==> flow/design.v <==
`timescale 1ns / 1ps
module dsp_macro_1(
input         CLK,
input  [17:0] A,
input  [17:0] B,
input  [47:0] C,
output [47:0] P
);
reg signed [17:0] a_r, b_r;
reg        [47:0] c_r;
reg signed [35:0] m_r;
reg        [47:0] p_r0, p_r1, p_r2;
always @(posedge CLK) begin
	a_r  <= A;
	b_r  <= B;
	c_r  <= C;
	m_r  <= a_r * b_r;
	p_r0 <= {{12{m_r[35]}}, m_r} + c_r;
	p_r1 <= p_r0;
	p_r2 <= p_r1;
end
assign P = p_r2;
endmodule
`timescale 1ns / 1ps
module mul(
input clk, 
input [7:0] w, 
input [7:0] x, 
output[15:0] y
);
wire [17:0] dsp_A, dsp_B;
wire [47:0] dsp_P;
assign dsp_A = w[7]? {10'b11_1111_1111, w} : {10'b00_0000_0000, w};
assign dsp_B = x[7]? {10'b11_1111_1111, x} : {10'b00_0000_0000, x};
assign y = dsp_P[15:0];
dsp_macro_1 u_dsp(.CLK(clk), .A(dsp_A), .B(dsp_B), .C(48'b0), .P(dsp_P));
endmodule
`timescale 1ns / 1ps
module adder_tree(
input clk, 
input rstn,
input vld_i,
input [15:0] mul_00, 
input [15:0] mul_01, 
input [15:0] mul_02, 
input [15:0] mul_03, 
input [15:0] mul_04, 
input [15:0] mul_05, 
input [15:0] mul_06, 
input [15:0] mul_07,
input [15:0] mul_08, 
input [15:0] mul_09, 
input [15:0] mul_10, 
input [15:0] mul_11, 
input [15:0] mul_12, 
input [15:0] mul_13, 
input [15:0] mul_14, 
input [15:0] mul_15, 
input [15:0] mul_16,
input [15:0] mul_17,
input [15:0] mul_18, 
input [15:0] mul_19, 
input [15:0] mul_20, 
input [15:0] mul_21, 
input [15:0] mul_22, 
input [15:0] mul_23, 
input [15:0] mul_24, 
input [15:0] mul_25,
input [15:0] mul_26,
output[20:0] acc_o,
output       vld_o 
);
reg [16:0] y1_0;
reg [16:0] y1_1;
reg [16:0] y1_2;
reg [16:0] y1_3;
reg [16:0] y1_4;
reg [16:0] y1_5;
reg [16:0] y1_6;
reg [16:0] y1_7;
reg [16:0] y1_8;
reg [16:0] y1_9;
reg [16:0] y1_10;
reg [16:0] y1_11;
reg [16:0] y1_12;
reg [16:0] y1_13;
reg [17:0] y2_0;
reg [17:0] y2_1;
reg [17:0] y2_2;
reg [17:0] y2_3;
reg [17:0] y2_4;
reg [17:0] y2_5;
reg [17:0] y2_6;
reg [18:0] y3_0;
reg [18:0] y3_1;
reg [18:0] y3_2;
reg [18:0] y3_3;
reg [19:0] y4_0;
reg [19:0] y4_1;
reg [20:0] y5;
reg vld_i_d1, vld_i_d2, vld_i_d3, vld_i_d4, vld_i_d5;
always@(posedge clk, negedge rstn) begin
	if(!rstn) begin
		y1_0 <= 17'd0;
		y1_1 <= 17'd0;
		y1_2 <= 17'd0;
		y1_3 <= 17'd0;
		y1_4 <= 17'd0;
		y1_5 <= 17'd0;
		y1_6 <= 17'd0;
		y1_7 <= 17'd0;
		y1_8 <= 17'd0;
		y1_9 <= 17'd0;
		y1_10 <= 17'd0;
		y1_11 <= 17'd0;
		y1_12 <= 17'd0;
		y1_13 <= 17'd0;
	end
	else begin 
		y1_0 <= $signed(mul_00) + $signed(mul_01);
		y1_1 <= $signed(mul_02) + $signed(mul_03);
		y1_2 <= $signed(mul_04) + $signed(mul_05);
		y1_3 <= $signed(mul_06) + $signed(mul_07);
		y1_4 <= $signed(mul_08) + $signed(mul_09);
		y1_5 <= $signed(mul_10) + $signed(mul_11);
		y1_6 <= $signed(mul_12) + $signed(mul_13);
		y1_7 <= $signed(mul_14) + $signed(mul_15);
		y1_8 <= $signed(mul_16) + $signed(mul_17);
		y1_9 <= $signed(mul_18) + $signed(mul_19);
		y1_10 <= $signed(mul_20) + $signed(mul_21);
		y1_11 <= $signed(mul_22) + $signed(mul_23);
		y1_12 <= $signed(mul_24) + $signed(mul_25);
		y1_13 <= $signed(mul_26);
	end
end
always@(posedge clk, negedge rstn) begin
	if(!rstn) begin
		y2_0 <= 18'd0;
		y2_1 <= 18'd0;
		y2_2 <= 18'd0;
		y2_3 <= 18'd0;
		y2_4 <= 18'd0;
		y2_5 <= 18'd0;
		y2_6 <= 18'd0;		
	end
	else begin 
		y2_0 <= $signed(y1_0) + $signed(y1_1);
		y2_1 <= $signed(y1_2) + $signed(y1_3);
		y2_2 <= $signed(y1_4) + $signed(y1_5);
		y2_3 <= $signed(y1_6) + $signed(y1_7);
		y2_4 <= $signed(y1_8) + $signed(y1_9);
		y2_5 <= $signed(y1_10) + $signed(y1_11);
		y2_6 <= $signed(y1_12) + $signed(y1_13);
	end
end
always@(posedge clk, negedge rstn) begin
	if(!rstn) begin
		y3_0 <= 19'd0;
		y3_1 <= 19'd0;
		y3_2 <= 19'd0;
		y3_3 <= 19'd0;
	end
	else begin 
		y3_0 <= $signed(y2_0) + $signed(y2_1);
		y3_1 <= $signed(y2_2) + $signed(y2_3);
		y3_2 <= $signed(y2_4) + $signed(y2_5);
		y3_3 <= $signed(y2_6);
	end
end
always@(posedge clk, negedge rstn) begin
	if(!rstn) begin
		y4_0 <= 20'd0;
		y4_1 <= 20'd0;
	end
	else begin
		y4_0 <= $signed(y3_0) + $signed(y3_1);
		y4_1 <= $signed(y3_2) + $signed(y3_3);
    end
end
always@(posedge clk, negedge rstn) begin
	if(!rstn)
		y5 <= 21'd0;
	else
		y5 <= $signed(y4_0) + $signed(y4_1);
end
always@(posedge clk, negedge rstn) begin
	if(!rstn) begin
		vld_i_d1 <= 0;
		vld_i_d2 <= 0;
		vld_i_d3 <= 0;
		vld_i_d4 <= 0;
		vld_i_d5 <= 0;
	end
	else begin 
		vld_i_d1 <= vld_i   ;
		vld_i_d2 <= vld_i_d1;
		vld_i_d3 <= vld_i_d2;
		vld_i_d4 <= vld_i_d3;
		vld_i_d5 <= vld_i_d4;		
	end
end
assign vld_o = vld_i_d5;
assign acc_o = $signed(y5);
endmodule
`timescale 1ns / 1ps
module mac(
input clk, 
input rstn, 
input vld_i, 
input [215:0] win, 
input [215:0] din,
output[ 20:0] acc_o, 
output        vld_o
);
wire[15:0] y00;
wire[15:0] y01;
wire[15:0] y02;
wire[15:0] y03;
wire[15:0] y04;
wire[15:0] y05;
wire[15:0] y06;
wire[15:0] y07;
wire[15:0] y08;
wire[15:0] y09;
wire[15:0] y10;
wire[15:0] y11;
wire[15:0] y12;
wire[15:0] y13;
wire[15:0] y14;
wire[15:0] y15;
wire[15:0] y16;
wire[15:0] y17;
wire[15:0] y18;
wire[15:0] y19;
wire[15:0] y20;
wire[15:0] y21;
wire[15:0] y22;
wire[15:0] y23;
wire[15:0] y24;
wire[15:0] y25;
wire[15:0] y26;
reg vld_i_d0, vld_i_d1, vld_i_d2, vld_i_d3, vld_i_d4;
mul u_mul_00(.clk(clk), .w(win[  7:  0]),.x(din[  7:  0]),.y(y00));
mul u_mul_01(.clk(clk), .w(win[ 15:  8]),.x(din[ 15:  8]),.y(y01));
mul u_mul_02(.clk(clk), .w(win[ 23: 16]),.x(din[ 23: 16]),.y(y02));
mul u_mul_03(.clk(clk), .w(win[ 31: 24]),.x(din[ 31: 24]),.y(y03));
mul u_mul_04(.clk(clk), .w(win[ 39: 32]),.x(din[ 39: 32]),.y(y04));
mul u_mul_05(.clk(clk), .w(win[ 47: 40]),.x(din[ 47: 40]),.y(y05));
mul u_mul_06(.clk(clk), .w(win[ 55: 48]),.x(din[ 55: 48]),.y(y06));
mul u_mul_07(.clk(clk), .w(win[ 63: 56]),.x(din[ 63: 56]),.y(y07));
mul u_mul_08(.clk(clk), .w(win[ 71: 64]),.x(din[ 71: 64]),.y(y08));
mul u_mul_09(.clk(clk), .w(win[ 79: 72]),.x(din[ 79: 72]),.y(y09));
mul u_mul_10(.clk(clk), .w(win[ 87: 80]),.x(din[ 87: 80]),.y(y10));
mul u_mul_11(.clk(clk), .w(win[ 95: 88]),.x(din[ 95: 88]),.y(y11));
mul u_mul_12(.clk(clk), .w(win[103: 96]),.x(din[103: 96]),.y(y12));
mul u_mul_13(.clk(clk), .w(win[111:104]),.x(din[111:104]),.y(y13));
mul u_mul_14(.clk(clk), .w(win[119:112]),.x(din[119:112]),.y(y14));
mul u_mul_15(.clk(clk), .w(win[127:120]),.x(din[127:120]),.y(y15));
mul u_mul_16(.clk(clk), .w(win[135:128]),.x(din[135:128]),.y(y16));
mul u_mul_17(.clk(clk), .w(win[143:136]),.x(din[143:136]),.y(y17));
mul u_mul_18(.clk(clk), .w(win[151:144]),.x(din[151:144]),.y(y18));
mul u_mul_19(.clk(clk), .w(win[159:152]),.x(din[159:152]),.y(y19));
mul u_mul_20(.clk(clk), .w(win[167:160]),.x(din[167:160]),.y(y20));
mul u_mul_21(.clk(clk), .w(win[175:168]),.x(din[175:168]),.y(y21));
mul u_mul_22(.clk(clk), .w(win[183:176]),.x(din[183:176]),.y(y22));
mul u_mul_23(.clk(clk), .w(win[191:184]),.x(din[191:184]),.y(y23));
mul u_mul_24(.clk(clk), .w(win[199:192]),.x(din[199:192]),.y(y24));
mul u_mul_25(.clk(clk), .w(win[207:200]),.x(din[207:200]),.y(y25));
mul u_mul_26(.clk(clk), .w(win[215:208]),.x(din[215:208]),.y(y26));
always@(posedge clk, negedge rstn) begin
	if(!rstn) begin
	    vld_i_d0 <= 0;
		vld_i_d1 <= 0;
		vld_i_d2 <= 0;
		vld_i_d3 <= 0;
		vld_i_d4 <= 0;
	end
	else begin 
		vld_i_d0 <= vld_i   ;
		vld_i_d1 <= vld_i_d0;
		vld_i_d2 <= vld_i_d1;
		vld_i_d3 <= vld_i_d2;
		vld_i_d4 <= vld_i_d3;		
	end
end
adder_tree u_adder_tree(
. clk(clk), 
. rstn(rstn),
. vld_i(vld_i_d4),
. mul_00(y00), 
. mul_01(y01), 
. mul_02(y02), 
. mul_03(y03), 
. mul_04(y04), 
. mul_05(y05), 
. mul_06(y06), 
. mul_07(y07),
. mul_08(y08),
. mul_09(y09), 
. mul_10(y10), 
. mul_11(y11), 
. mul_12(y12), 
. mul_13(y13), 
. mul_14(y14), 
. mul_15(y15), 
. mul_16(y16),
. mul_17(y17), 
. mul_18(y18), 
. mul_19(y19), 
. mul_20(y20), 
. mul_21(y21), 
. mul_22(y22), 
. mul_23(y23), 
. mul_24(y24), 
. mul_25(y25),
. mul_26(y26),  
. acc_o(acc_o),
. vld_o(vld_o) 
);
endmodule
# == From RTL to reports: mac ==
# The steps from the RTL of mac to its reports follow in flow order.
# Line numbers count from 1 in the design file above.
# Cell names lack the library's common part.
# The mark n/a stands for no value.
# design
design,mac
clock_port,clk
lib,sky130hd
lib_corner,tt_025C_1v80

# == Elaborated design ==
# Counts by Yosys on the flattened word-level netlist (proc, flatten, opt, wreduce; memories kept). Register bits leave out memories and registers merged into their read ports (data or address); mux counts leave out enables and synchronous resets folded into registers. Print and check cells are left out. Cells with the same type and inputs are merged into one.
# word_totals
regBits,3209
input_bits,435
# classes
addsub,26
mul,27
n_mux,54
# op_table
cell,count
18-bit by 18-bit multiplier with 16-bit output,27
18-bit two-way mux,54
16-bit by 16-bit adder with 17-bit output,13
17-bit by 17-bit adder with 18-bit output,6
18-bit by 18-bit adder with 19-bit output,3
20-bit by 20-bit adder with 21-bit output,1
19-bit by 18-bit adder with 20-bit output,1
19-bit by 19-bit adder with 20-bit output,1
17-bit by 16-bit adder with 18-bit output,1

# == Longest topological paths ==
# Yosys ltp: most cells in a row. Word level: on the elaborated netlist, between registers, memories and ports. Mapped: between sequential cells and ports; inverters and the memories' decode and read muxes count.
# logic_depth
word_depth,1
ABC_AREA,0
mapped_depth,22
ltp_nobuf,21

# == Mapped cells and area ==
# The flow's flattened synthesis, as Yosys stat reports it; memories are mapped. The netlist is that of the ABC_AREA named above (0 if unset); the other value can give another one.
# The area totals of this step are shown rounded.
# by_type
type,count,area_total_um2
dfxtp_1,2160,4.32E+04
fa_1,1927,3.86E+04
ha_1,1961,2.45E+04
dfrtp_1,509,1.27E+04
inv_1,3383,1.27E+04
xnor2_1,946,8.29E+03
and2_1,1127,7.05E+03
nand2_1,869,3.26E+03
a21oi_1,384,1.92E+03
nor2_1,443,1.66E+03
xor2_1,174,1.52E+03
nor3_1,184,920.883
nand3_1,171,855.821
nor2b_1,125,782
a21o_1,104,780.749
o21a_1,97,728.198
o21ai_0,130,650.624
o21ai_1,99,495.475
# Other cell types: 50; their cells: 807.
# synth_totals
mapped_cells,15600
mapped_area_mm2,0.1665
seq_area_mm2,0.05598
flip_flops,2669
# By module: a second synthesis without flattening, with its own total; a netlist apart from the flattened one above.
# hier_totals
hier_cells,54431
area_unflattened_mm2,0.5617
# Rows give one instance, submodules left out.
# by_module
mod,instances,cells,area_mm2
dsp_macro_1,27,1903,0.01964
adder_tree,1,3018,0.03131
mac,1,5,0.0001251
mul,27,1,0.0000038

# == Path before layout ==
# Source: OpenSTA report_checks on the synthesized netlist (no wires, ideal clock, input and output delay 20% of the period each), path of least setup slack; recovery checks are left aside. Register names are those of the netlist, which keeps one name where synthesis merged equal registers.
# synth_path
kind,reg-to-reg
startpoint,reg (no name shown)
endpoint,reg u_mul_03.u_dsp.m_r[15]
tclk_ns,6.0
launch_ns,0.000
t_arrival_ns,4.941
required_time_ns,5.864
slack_ns,0.923
delay_ns,5.077
stages,19
n_path_buf,0
synth_period_reached_ns,5.077
# "delay_ns" = arrival - input delay + setup time.
# "stages" counts driving pins, that of a launching flip-flop among them; a cell with two outputs on the path counts twice.
# "synth_period_reached_ns" is the clock period less the worst setup slack; recovery checks do not enter. This is arithmetic on one report: input and output delays are still those of the set period (20% each).
# synth_between
path_cell_list,dfxtp_1 nand2_1 fa_1 inv_1 fa_1 fa_1 inv_1 fa_1 inv_1 fa_1 inv_1 fa_1 inv_1 ha_1 and2_1 o21ai_0 o21ai_0 o41ai_1 xor2_1
# synth_lines
item,line,source
"end, assigned",17,m_r <= a_r * b_r;
"end, declared",11,reg signed [35:0] m_r;
# Chain of elaborated cells between the ends: none given.

# == Path in the finished layout ==
# Path of least setup slack in the final report of record 2 (OpenROAD, finished layout, wires in). Where an end is a register, its clock arrival counts in the times.
# layout_path
kind,reg-to-reg
startpoint,reg (no name shown)
endpoint,reg u_mul_09.u_dsp.m_r[15]
tclk_ns,5.52
launch_ns,0.88
t_arrival_ns,5.84
required_time_ns,6.33
slack_ns,0.49
stages,20
n_path_buf,0
# layout_between
path_cell_list,dfxtp_4 and2_4 fa_2 inv_4 fa_1 inv_2 fa_1 inv_2 fa_1 inv_1 fa_1 inv_1 fa_1 inv_2 ha_4 and3_4 o311a_4 nor2_1 a21oi_1 xnor2_1
# layout_lines
item,line,source
"end, assigned",17,m_r <= a_r * b_r;
"end, declared",11,reg signed [35:0] m_r;
# Chain of elaborated cells between the ends: none given.

# Stored flow runs of mac (3 of them; Yosys, OpenROAD, sky130hd). They differ in their settings and are not a sequence. Constraints: input delay and output delay 20% of the set period each, output load 0.01 pF.
# Results are given in rounded form.
# A setting shown as n/a is not set for that run.
# Among the results, n/a means that no value is shown for the run.
run,CAP_MARGIN,CELL_PAD_IN_SITES_GLOBAL_PLACEMENT,CORE_ASPECT_RATIO,CORE_MARGIN,CORE_UTILIZATION,CTS_CLUSTER_SIZE,PLACE_DENSITY_LB_ADDON,SETUP_SLACK_MARGIN,SLEW_MARGIN,period_ns,ABC_AREA,CELL_PAD_IN_SITES_DETAIL_PLACEMENT,GPL_TIMING_DRIVEN,HOLD_SLACK_MARGIN,MAX_ROUTING_LAYER,TNS_END_PERCENT,synth_area_mm2,setup_worst_slack_ns,post_route_stdcell_area_mm2,design.die.area_mm2
record 1,0,3,1.18,9,63,57,0.1,0.14,10,3.15,n/a,n/a,n/a,n/a,n/a,n/a,n/a,n/a,n/a,n/a
record 2,20,n/a,n/a,2,40,n/a,n/a,1.4,20,5.52,n/a,n/a,n/a,n/a,n/a,n/a,0.1665,0.494,0.1988,0.4213
record 3,35,1,1.52,7,40,n/a,0.09,n/a,35,6.0,1,2,0,0.2,met5,15,0.1755,0.094,0.1976,0.4579
# Record 1: no final report: placement broke off with FLW-0024
